==> flow/design.v <==
module LASER (
    input CLK,
    input RST,
    input [3:0] X,
    input [3:0] Y,
    output reg [3:0] C1X,
    output reg [3:0] C1Y,
    output reg [3:0] C2X,
    output reg [3:0] C2Y,
    output reg DONE
);
    localparam S_IDLE           = 4'd0;
    localparam S_READ           = 4'd1;
    localparam S_INIT_C1        = 4'd2;
    localparam S_CALC_C1        = 4'd3;
    localparam S_UPDATE_C1      = 4'd4;
    localparam S_INIT_C2        = 4'd5;
    localparam S_CALC_C2        = 4'd6;
    localparam S_UPDATE_C2      = 4'd7;
    localparam S_CHECK_CONV     = 4'd8;
    localparam S_DONE           = 4'd9;
    localparam S_WAIT           = 4'd10;
    reg [3:0] state;
    reg [5:0] pixel_count;
    reg [3:0] X_MEM [0:39];
    reg [3:0] Y_MEM [0:39];
    reg [5:0] mark_data;        
    reg [3:0] index_X, index_Y; 
    reg [5:0] current_hit_count;
    reg [5:0] best_hit_count;
    reg [3:0] best_c1x, best_c1y;
    reg [3:0] best_c2x, best_c2y;
    reg [3:0] old_c1x, old_c1y, old_c2x, old_c2y;
    reg p0_scan, p1_scan, p2_scan, p3_scan;    
    reg p0_fix,  p1_fix,  p2_fix,  p3_fix;     
    reg hit0, hit1, hit2, hit3;                
    reg [3:0] fixed_cx, fixed_cy;
    always @(posedge CLK or posedge RST) begin
        if (RST) begin
            state <= S_IDLE;
            pixel_count <= 0;
            DONE <= 0;
            C1X <= 0; C1Y <= 0; C2X <= 0; C2Y <= 0;
            mark_data <= 0;
            index_X <= 0; index_Y <= 0;
            current_hit_count <= 0; best_hit_count <= 0;
            best_c1x <= 0; best_c1y <= 0; best_c2x <= 0; best_c2y <= 0;
        end
        else begin
            case(state)
                S_IDLE: begin
                    DONE <= 0;
                    state <= S_READ;
                    best_c1x <= 0; best_c1y <= 0; best_c2x <= 0; best_c2y <= 0;
                    X_MEM[pixel_count] <= X;
                    Y_MEM[pixel_count] <= Y;
                    pixel_count <= pixel_count + 1;
                end
                S_READ: begin
                    X_MEM[pixel_count] <= X;
                    Y_MEM[pixel_count] <= Y;
                    if (pixel_count >= 39) begin
                        pixel_count <= 0;
                        state <= S_INIT_C1; 
                    end
                    else begin
                        pixel_count <= pixel_count + 1;
                    end
                end
                S_INIT_C1: begin
                    index_X <= 0;
                    index_Y <= 0;
                    best_hit_count <= 0; 
                    old_c1x <= best_c1x; old_c1y <= best_c1y;
                    old_c2x <= best_c2x; old_c2y <= best_c2y;
                    state <= S_CALC_C1;
                    mark_data <= 0;
                    current_hit_count <= 0;
                end
                S_CALC_C1: begin
                    current_hit_count <= current_hit_count + hit0 + hit1 + hit2 + hit3;
                    if (mark_data == 36) begin
                        state <= S_UPDATE_C1;
                        mark_data <= 0;
                    end
                    else begin
                        mark_data <= mark_data + 4;
                    end
                end
                S_UPDATE_C1: begin
                    if (current_hit_count >= best_hit_count) begin
                        best_hit_count <= current_hit_count;
                        best_c1x <= index_X;
                        best_c1y <= index_Y;
                    end
                    current_hit_count <= 0;
                    if (index_X == 15 && index_Y == 15) begin
                        state <= S_INIT_C2;
                    end
                    else begin
                        if (index_X == 15) begin
                            index_X <= 0;
                            index_Y <= index_Y + 1;
                        end else begin
                            index_X <= index_X + 1;
                        end
                        state <= S_CALC_C1; 
                    end
                end
                S_INIT_C2: begin
                    index_X <= 0;
                    index_Y <= 0;
                    best_hit_count <= 0; 
                    state <= S_CALC_C2;
                    mark_data <= 0;
                    current_hit_count <= 0;
                end
                S_CALC_C2: begin
                    current_hit_count <= current_hit_count + hit0 + hit1 + hit2 + hit3;
                    if (mark_data == 36) begin
                        state <= S_UPDATE_C2;
                        mark_data <= 0;
                    end
                    else begin
                        mark_data <= mark_data + 4;
                    end
                end
                S_UPDATE_C2: begin
                    if (current_hit_count >= best_hit_count) begin
                        best_hit_count <= current_hit_count;
                        best_c2x <= index_X;
                        best_c2y <= index_Y;
                    end
                    current_hit_count <= 0;
                    if (index_X == 15 && index_Y == 15) begin
                        state <= S_CHECK_CONV; 
                    end
                    else begin
                        if (index_X == 15) begin
                            index_X <= 0;
                            index_Y <= index_Y + 1;
                        end else begin
                            index_X <= index_X + 1;
                        end
                        state <= S_CALC_C2;
                    end
                end
                S_CHECK_CONV: begin
                    if (old_c1x == best_c1x && old_c1y == best_c1y && 
                        old_c2x == best_c2x && old_c2y == best_c2y) begin
                        state <= S_DONE;
                    end
                    else begin
                        state <= S_INIT_C1;
                    end
                end
                S_DONE: begin
                    C1X <= best_c1x; C1Y <= best_c1y;
                    C2X <= best_c2x; C2Y <= best_c2y;
                    DONE <= 1;
                    state <= S_WAIT;
                end
                S_WAIT: begin
                    DONE <= 0;
                    state <= S_IDLE;
                end
                default: state <= S_IDLE;
            endcase
        end
    end
    function check_hit;
        input [3:0] tx, ty, cx, cy;
        reg [3:0] abs_dx, abs_dy;
        begin
            abs_dx = (tx >= cx) ? (tx - cx) : (cx - tx);
            abs_dy = (ty >= cy) ? (ty - cy) : (cy - ty);
            if ( (abs_dx + abs_dy <= 4) || (abs_dx == 2 && abs_dy == 3) || (abs_dx == 3 && abs_dy == 2) )
                check_hit = 1'b1;
            else
                check_hit = 1'b0;
        end
    endfunction
    always @(*) begin
        if (state == S_CALC_C1) begin
            fixed_cx = best_c2x;
            fixed_cy = best_c2y;
        end
        else begin 
            fixed_cx = best_c1x;
            fixed_cy = best_c1y;
        end
    end
    always @(*) begin
        p0_scan = check_hit(X_MEM[mark_data],   Y_MEM[mark_data],   index_X, index_Y);
        p1_scan = check_hit(X_MEM[mark_data+1], Y_MEM[mark_data+1], index_X, index_Y);
        p2_scan = check_hit(X_MEM[mark_data+2], Y_MEM[mark_data+2], index_X, index_Y);
        p3_scan = check_hit(X_MEM[mark_data+3], Y_MEM[mark_data+3], index_X, index_Y);
        p0_fix = check_hit(X_MEM[mark_data],   Y_MEM[mark_data],   fixed_cx, fixed_cy);
        p1_fix = check_hit(X_MEM[mark_data+1], Y_MEM[mark_data+1], fixed_cx, fixed_cy);
        p2_fix = check_hit(X_MEM[mark_data+2], Y_MEM[mark_data+2], fixed_cx, fixed_cy);
        p3_fix = check_hit(X_MEM[mark_data+3], Y_MEM[mark_data+3], fixed_cx, fixed_cy);
        hit0 = p0_scan || p0_fix;
        hit1 = p1_scan || p1_fix;
        hit2 = p2_scan || p2_fix;
        hit3 = p3_scan || p3_fix;
    end
endmodule
# Tool chain data of LASER
# Module LASER before and after one edit of its RTL, step after step.
# Lines under "orig" count in the file above, lines under "edited" in the edited file.
# "delta": "edited" minus "orig" as printed here. "rel_change_pct": 100 x difference / "orig".
# Cell names lack the library's common part.
# A cell with n/a has no value.
# design
top_module	LASER
clock_port	CLK
library	sky130hd
lib_corner	tt_025C_1v80

# Diff
# Unified diff, file above to edited file.
# A script made this edit. It changes what the design does and was not meant as an optimisation.
# begin of diff
@@ -6,8 +6,10 @@
     output reg [3:0] C1X,
     output reg [3:0] C1Y,
-    output reg [3:0] C2X,
+    output reg [3:0] C2X_pad,
     output reg [3:0] C2Y,
     output reg DONE
 );
+    reg [3:0] C2X;
+    always @(posedge CLK) C2X_pad <= C2X;
     localparam S_IDLE           = 4'd0;
     localparam S_READ           = 4'd1;
# end of diff

# Elaborated design
# Counts by Yosys on the flattened word-level netlist (proc, flatten, opt, wreduce). Print and check cells are left out.
# classes
element	orig	edited	delta	rel_change_pct
addsub	51	51	0	0.00
muxes	221	221	0	0.00
logic	1	1	0	0.00
n_cmp	26	26	0	0.00
eq_ne	291	291	0	0.00
reduce_logical	106	106	0	0.00
# ops
op	orig	edited	delta	rel_change_pct
4-bit 2-to-1 mux	189	189	0	0.00
6-bit by 5-bit equality test with 1-bit output (second input constant)	80	80	0	0.00
2-bit by 1-bit inequality test with 1-bit output (second input constant)	42	42	0	0.00
3-bit AND reduction	42	42	0	0.00
6-bit by 4-bit equality test with 1-bit output (second input constant)	40	40	0	0.00
6-bit equality test (second input constant)	40	40	0	0.00
4-bit by 2-bit equality test with 1-bit output (second input constant)	34	34	0	0.00
4-bit subtractor	32	32	0	0.00
6-bit by 3-bit equality test with 1-bit output (second input constant)	20	20	0	0.00
1-bit logical AND	20	20	0	0.00
1-bit logical OR	20	20	0	0.00
4-bit >= comparator	16	16	0	0.00
6-bit by 2-bit equality test with 1-bit output (second input constant)	10	10	0	0.00
4-bit by 4-bit adder with 5-bit output	8	8	0	0.00
5-bit by 3-bit <= comparator with 1-bit output (second input constant)	8	8	0	0.00
1-bit 2-to-1 mux	8	8	0	0.00
4-bit case mux with 40-bit select	8	8	0	0.00
2-bit inequality test (second input constant)	6	6	0	0.00
4-bit case mux with 2-bit select	6	6	0	0.00
4-bit equality test (second input constant)	5	5	0	0.00
6-bit by 1-bit equality test with 1-bit output (second input constant)	5	5	0	0.00
6-bit zero test	5	5	0	0.00
2-bit AND reduction	5	5	0	0.00
2-bit nonzero test	5	5	0	0.00
2-bit OR reduction	5	5	0	0.00
6-bit by 1-bit adder with 6-bit output	4	4	0	0.00
4-bit by 3-bit equality test with 1-bit output (second input constant)	4	4	0	0.00
4-bit equality test	4	4	0	0.00
# The list need not be complete.
# word_totals
element	orig	edited	delta	rel_change_pct
word_cells	796	797	1	0.13
out_inout_bits	17	17	0	0.00
register_bits	405	409	4	0.99
in_bits	10	10	0	0.00

# Logic depth
# Longest topological path by Yosys (ltp), each cell counted once; first at word level (registers and memories cut), then after technology mapping (sequential cells cut; the memories' decode and read muxes count).
# logic_depth
element	orig	edited	delta	rel_change_pct
ltp_word	15	15	0	0.00
abc_area	0	0	n/a	n/a
ltp_mapped	33	33	0	0.00

# Mapped cells and area
# Yosys stat after the flow's synthesis: flattened, memories mapped to cells. It holds for the ABC_AREA given above (unset counts as 0); a run with the other value may have another netlist.
# by_type
cell_type	orig	edited	delta	rel_change_pct
clkbuf_1	23	32	9	39.13
nand2_1	116	122	6	5.17
nor2_1	87	92	5	5.75
nand3_1	24	19	-5	-20.83
a221o_1	8	3	-5	-62.50
a221oi_1	49	53	4	8.16
a21o_1	25	21	-4	-16.00
buf_2	24	20	-4	-16.67
nor3_1	19	23	4	21.05
o22ai_1	9	5	-4	-44.44
buf_4	4	0	-4	-100.00
dfxtp_1	0	4	4	n/a
nor2b_1	36	39	3	8.33
mux2_2	29	26	-3	-10.34
a22o_1	25	22	-3	-12.00
nand2b_1	9	6	-3	-33.33
o32ai_1	4	1	-3	-75.00
a311oi_1	3	6	3	100.00
# The list need not be complete.
# synth_totals
element	orig	edited	delta	rel_change_pct
n_buf	55	55	0	0.00
mapped_area_um2	21964.8	21998.6	33.8	0.15
ffs	410	414	4	0.98
cell_count	1763	1770	7	0.40
sequential_area_um2	11942.7	12022.8	80.1	0.67

# Timing after synthesis
# OpenSTA on the mapped netlist: ideal clock, no wires. The path of least setup slack (recovery checks aside). Input and output delay are each 20% of the period. Register names are those of the netlist, which keeps one name where synthesis merged equal registers.
# synth_path
element	orig	edited	delta	rel_change_pct
kind	register -> register	register -> register	n/a	n/a
startpoint	reg mark_data[2]	reg mark_data[2]	n/a	n/a
endpoint	reg current_hit_count[4]	reg current_hit_count[4]	n/a	n/a
t_required_ns	6.476	6.476	0.000	0.00
setup_slack_ns	0.407	0.417	0.010	n/a
t_first_pin_ns	0.000	0.000	0.000	n/a
driving_pins	28	28	0	0.00
path_delay_ns	6.193	6.183	-0.010	-0.16
n_path_buf	1	1	0	0.00
clock_period_ns	6.6	6.6	0.0	0.00
arrival_ns	6.069	6.059	-0.010	-0.16
setup_ns	0.124	0.124	0.000	n/a
synth_period_reached_ns	6.193	6.183	-0.010	-0.16
# "path_delay_ns" = arrival - input delay + setup time.
# "driving_pins" counts driving pins, that of a launching flip-flop among them; a cell with two outputs on the path counts twice.
# "synth_period_reached_ns" = period - worst setup slack (recovery checks aside). The figure is calculated, with input and output delays left at 20% of the set period.
# The rows between start and end are the longest chain of elaborated cells between them; the timing report does not say that the signal goes this way. Where chains are equally long, one stands for them.
# A line is the first line of the expression or statement that the cell stems from. Yosys adds cells for indexed reads and writes and turns some case tables into memories.
# A register here has more assigning lines than the two given.
# synth_between_orig
path_cell_list	dfrtp_1 -> inv_1 -> ha_1 -> nor2b_1 -> o41ai_4 -> nand2_2 -> buf_2 -> a31oi_1 -> inv_1 -> fa_1 -> a21boi_0 -> o21bai_1 -> a21o_1 -> mux2_2 -> fa_1 -> xor2_1 -> a21oi_1 -> nor4_1 -> a21oi_1 -> o41ai_1 -> a31oi_1 -> fa_1 -> inv_1 -> fa_1 -> fa_1 -> nand4_1 -> xnor2_1 -> nor2_1
elab_chain_len	15
# synth_lines_orig
element	line_no	rtl
start, declared	27	reg [5:0] mark_data;
start, assigned	87	mark_data <= mark_data + 4;
start, assigned	125	mark_data <= mark_data + 4;
6-bit equality test	194	p0_scan = check_hit(X_MEM[mark_data],   Y_MEM[mark_data],   index_X, index_Y);
4-bit case mux with 40-bit select	194
4-bit subtractor	175	abs_dx = (tx >= cx) ? (tx - cx) : (cx - tx);
4-bit 2-to-1 mux	175
4-bit by 4-bit adder with 5-bit output	177	if ( (abs_dx + abs_dy <= 4) || (abs_dx == 2 && abs_dy == 3) || (abs_dx == 3 && abs_dy == 2) )
5-bit by 3-bit <= comparator with 1-bit output	177
1-bit logical OR x2	177
1-bit 2-to-1 mux	177
1-bit logical OR	202	hit0 = p0_scan || p0_fix;
6-bit by 1-bit adder with 6-bit output x4	119	current_hit_count <= current_hit_count + hit0 + hit1 + hit2 + hit3;
6-bit case mux with 2-bit select	50	case(state)
end, assigned	81	current_hit_count <= current_hit_count + hit0 + hit1 + hit2 + hit3;
end, assigned	119
end, declared	29	reg [5:0] current_hit_count;
# synth_between_edited
path_cell_list	dfrtp_1 -> inv_1 -> ha_1 -> nor2b_1 -> o41ai_4 -> nand2_1 -> clkbuf_1 -> a31oi_1 -> inv_1 -> fa_1 -> a21boi_0 -> o21bai_1 -> a21o_1 -> mux2_2 -> fa_1 -> xor2_1 -> a21oi_1 -> nor3_1 -> a21oi_1 -> o41ai_1 -> a31oi_1 -> fa_1 -> inv_1 -> fa_1 -> fa_1 -> nand4_1 -> xnor2_1 -> nor2_1
elab_chain_len	15
# synth_lines_edited
element	line_no	rtl
start, declared	29	reg [5:0] mark_data;
start, assigned	89	mark_data <= mark_data + 4;
start, assigned	127	mark_data <= mark_data + 4;
6-bit equality test	196	p0_scan = check_hit(X_MEM[mark_data],   Y_MEM[mark_data],   index_X, index_Y);
4-bit case mux with 40-bit select	196
4-bit subtractor	177	abs_dx = (tx >= cx) ? (tx - cx) : (cx - tx);
4-bit 2-to-1 mux	177
4-bit by 4-bit adder with 5-bit output	179	if ( (abs_dx + abs_dy <= 4) || (abs_dx == 2 && abs_dy == 3) || (abs_dx == 3 && abs_dy == 2) )
5-bit by 3-bit <= comparator with 1-bit output	179
1-bit logical OR x2	179
1-bit 2-to-1 mux	179
1-bit logical OR	204	hit0 = p0_scan || p0_fix;
6-bit by 1-bit adder with 6-bit output x4	121	current_hit_count <= current_hit_count + hit0 + hit1 + hit2 + hit3;
6-bit case mux with 2-bit select	52	case(state)
end, assigned	83	current_hit_count <= current_hit_count + hit0 + hit1 + hit2 + hit3;
end, assigned	121
end, declared	31	reg [5:0] current_hit_count;

# Timing after layout
# From the final timing report of each run of pair A: the path of least setup slack in the routed layout; clock arrival at registers is part of the times.
# layout_path
element	orig	edited	delta	rel_change_pct
kind	register -> register	register -> register	n/a	n/a
startpoint	reg mark_data[3]	reg mark_data[2]	n/a	n/a
endpoint	reg current_hit_count[4]	reg current_hit_count[1]	n/a	n/a
setup_ns	0.12	0.08	-0.04	n/a
arrival_ns	6.77	6.79	0.02	0.30
n_path_buf	1	4	3	300.00
t_first_pin_ns	0.55	0.58	0.03	5.45
setup_slack_ns	0.26	0.27	0.01	n/a
clock_period_ns	6.6	6.6	0.0	0.00
t_required_ns	7.03	7.06	0.03	0.43
driving_pins	32	28	-4	-12.50
# The rows between start and end are the longest chain of elaborated cells between them; the timing report does not say that the signal goes this way. Where chains are equally long, one stands for them.
# A register here has more assigning lines than the two given.
# layout_between_orig
path_cell_list	dfrtp_2 -> inv_1 -> ha_1 -> nor2_1 -> o21ai_1 -> o41ai_4 -> nand2_4 -> buf_12 -> nor2_1 -> a31oi_2 -> inv_1 -> fa_1 -> nand2_1 -> a31o_2 -> a21o_1 -> mux2i_1 -> xnor2_1 -> inv_1 -> ha_1 -> a21oi_1 -> a31oi_1 -> nor4_1 -> a21oi_1 -> o41ai_1 -> a31oi_1 -> fa_1 -> inv_1 -> fa_2 -> fa_2 -> nand4_1 -> xnor2_1 -> nor2_1
elab_chain_len	15
# layout_lines_orig
element	line_no	rtl
start, declared	27	reg [5:0] mark_data;
start, assigned	87	mark_data <= mark_data + 4;
start, assigned	125	mark_data <= mark_data + 4;
6-bit equality test	194	p0_scan = check_hit(X_MEM[mark_data],   Y_MEM[mark_data],   index_X, index_Y);
4-bit case mux with 40-bit select	194
4-bit subtractor	175	abs_dx = (tx >= cx) ? (tx - cx) : (cx - tx);
4-bit 2-to-1 mux	175
4-bit by 4-bit adder with 5-bit output	177	if ( (abs_dx + abs_dy <= 4) || (abs_dx == 2 && abs_dy == 3) || (abs_dx == 3 && abs_dy == 2) )
5-bit by 3-bit <= comparator with 1-bit output	177
1-bit logical OR x2	177
1-bit 2-to-1 mux	177
1-bit logical OR	202	hit0 = p0_scan || p0_fix;
6-bit by 1-bit adder with 6-bit output x4	119	current_hit_count <= current_hit_count + hit0 + hit1 + hit2 + hit3;
6-bit case mux with 2-bit select	50	case(state)
end, assigned	81	current_hit_count <= current_hit_count + hit0 + hit1 + hit2 + hit3;
end, assigned	119
end, declared	29	reg [5:0] current_hit_count;
# layout_between_edited
path_cell_list	dfrtp_2 -> inv_1 -> ha_1 -> and2_2 -> buf_4 -> buf_4 -> a221oi_2 -> a31oi_1 -> buf_4 -> inv_1 -> ha_1 -> inv_1 -> fa_1 -> a21o_1 -> a31oi_1 -> nand2_1 -> mux2i_2 -> fa_1 -> xor2_1 -> xnor2_1 -> xnor2_1 -> o21ai_1 -> nand3_1 -> buf_4 -> fa_2 -> fa_2 -> nand2_1 -> a21oi_1
elab_chain_len	15
# layout_lines_edited
element	line_no	rtl
start, declared	29	reg [5:0] mark_data;
start, assigned	89	mark_data <= mark_data + 4;
start, assigned	127	mark_data <= mark_data + 4;
6-bit equality test	196	p0_scan = check_hit(X_MEM[mark_data],   Y_MEM[mark_data],   index_X, index_Y);
4-bit case mux with 40-bit select	196
4-bit subtractor	177	abs_dx = (tx >= cx) ? (tx - cx) : (cx - tx);
4-bit 2-to-1 mux	177
4-bit by 4-bit adder with 5-bit output	179	if ( (abs_dx + abs_dy <= 4) || (abs_dx == 2 && abs_dy == 3) || (abs_dx == 3 && abs_dy == 2) )
5-bit by 3-bit <= comparator with 1-bit output	179
1-bit logical OR x2	179
1-bit 2-to-1 mux	179
1-bit logical OR	204	hit0 = p0_scan || p0_fix;
6-bit by 1-bit adder with 6-bit output x4	121	current_hit_count <= current_hit_count + hit0 + hit1 + hit2 + hit3;
6-bit case mux with 2-bit select	52	case(state)
end, assigned	83	current_hit_count <= current_hit_count + hit0 + hit1 + hit2 + hit3;
end, assigned	121
end, declared	31	reg [5:0] current_hit_count;

# Flow runs
# Runs of the flow (Yosys, OpenROAD) on both versions; the two runs of a pair have the same settings. The constraints put input and output delay at 20% of the set period each and load the outputs with 0.01 pF.
# flow_settings_pair_A
period_ns	6.6
CAP_MARGIN	20
CORE_MARGIN	2
CORE_UTILIZATION	40
SLEW_MARGIN	20
# measured_pair_A
element	orig	edited	delta	rel_change_pct
timing.hold.ws_ns	0.396	0.364	-0.032	n/a
synthArea_um2	21964.8	21998.6	33.8	0.15
post_route_util_pct	47.2	47.4	0.2	n/a
design_power_uw	5254	5317	63	1.20
setup_tns_ns	0.000	0.000	0.000	n/a
worstSetupSlack_ns	0.260	0.271	0.011	n/a
period_less_ws_ns	6.340	6.329	-0.011	-0.17
final_cell_area_um2	25476.9	25680.9	204.0	0.80
dieArea_um2	56803.6	56889.4	85.8	0.15
# "period_less_ws_ns": clock period set for the run, less the worst setup slack. It is reckoned from that one timing run; input and output delays stay at 20% of the period that was set.
# "design_power_uw" rests on the timing tool's default activity at the inputs, not on a simulated workload.
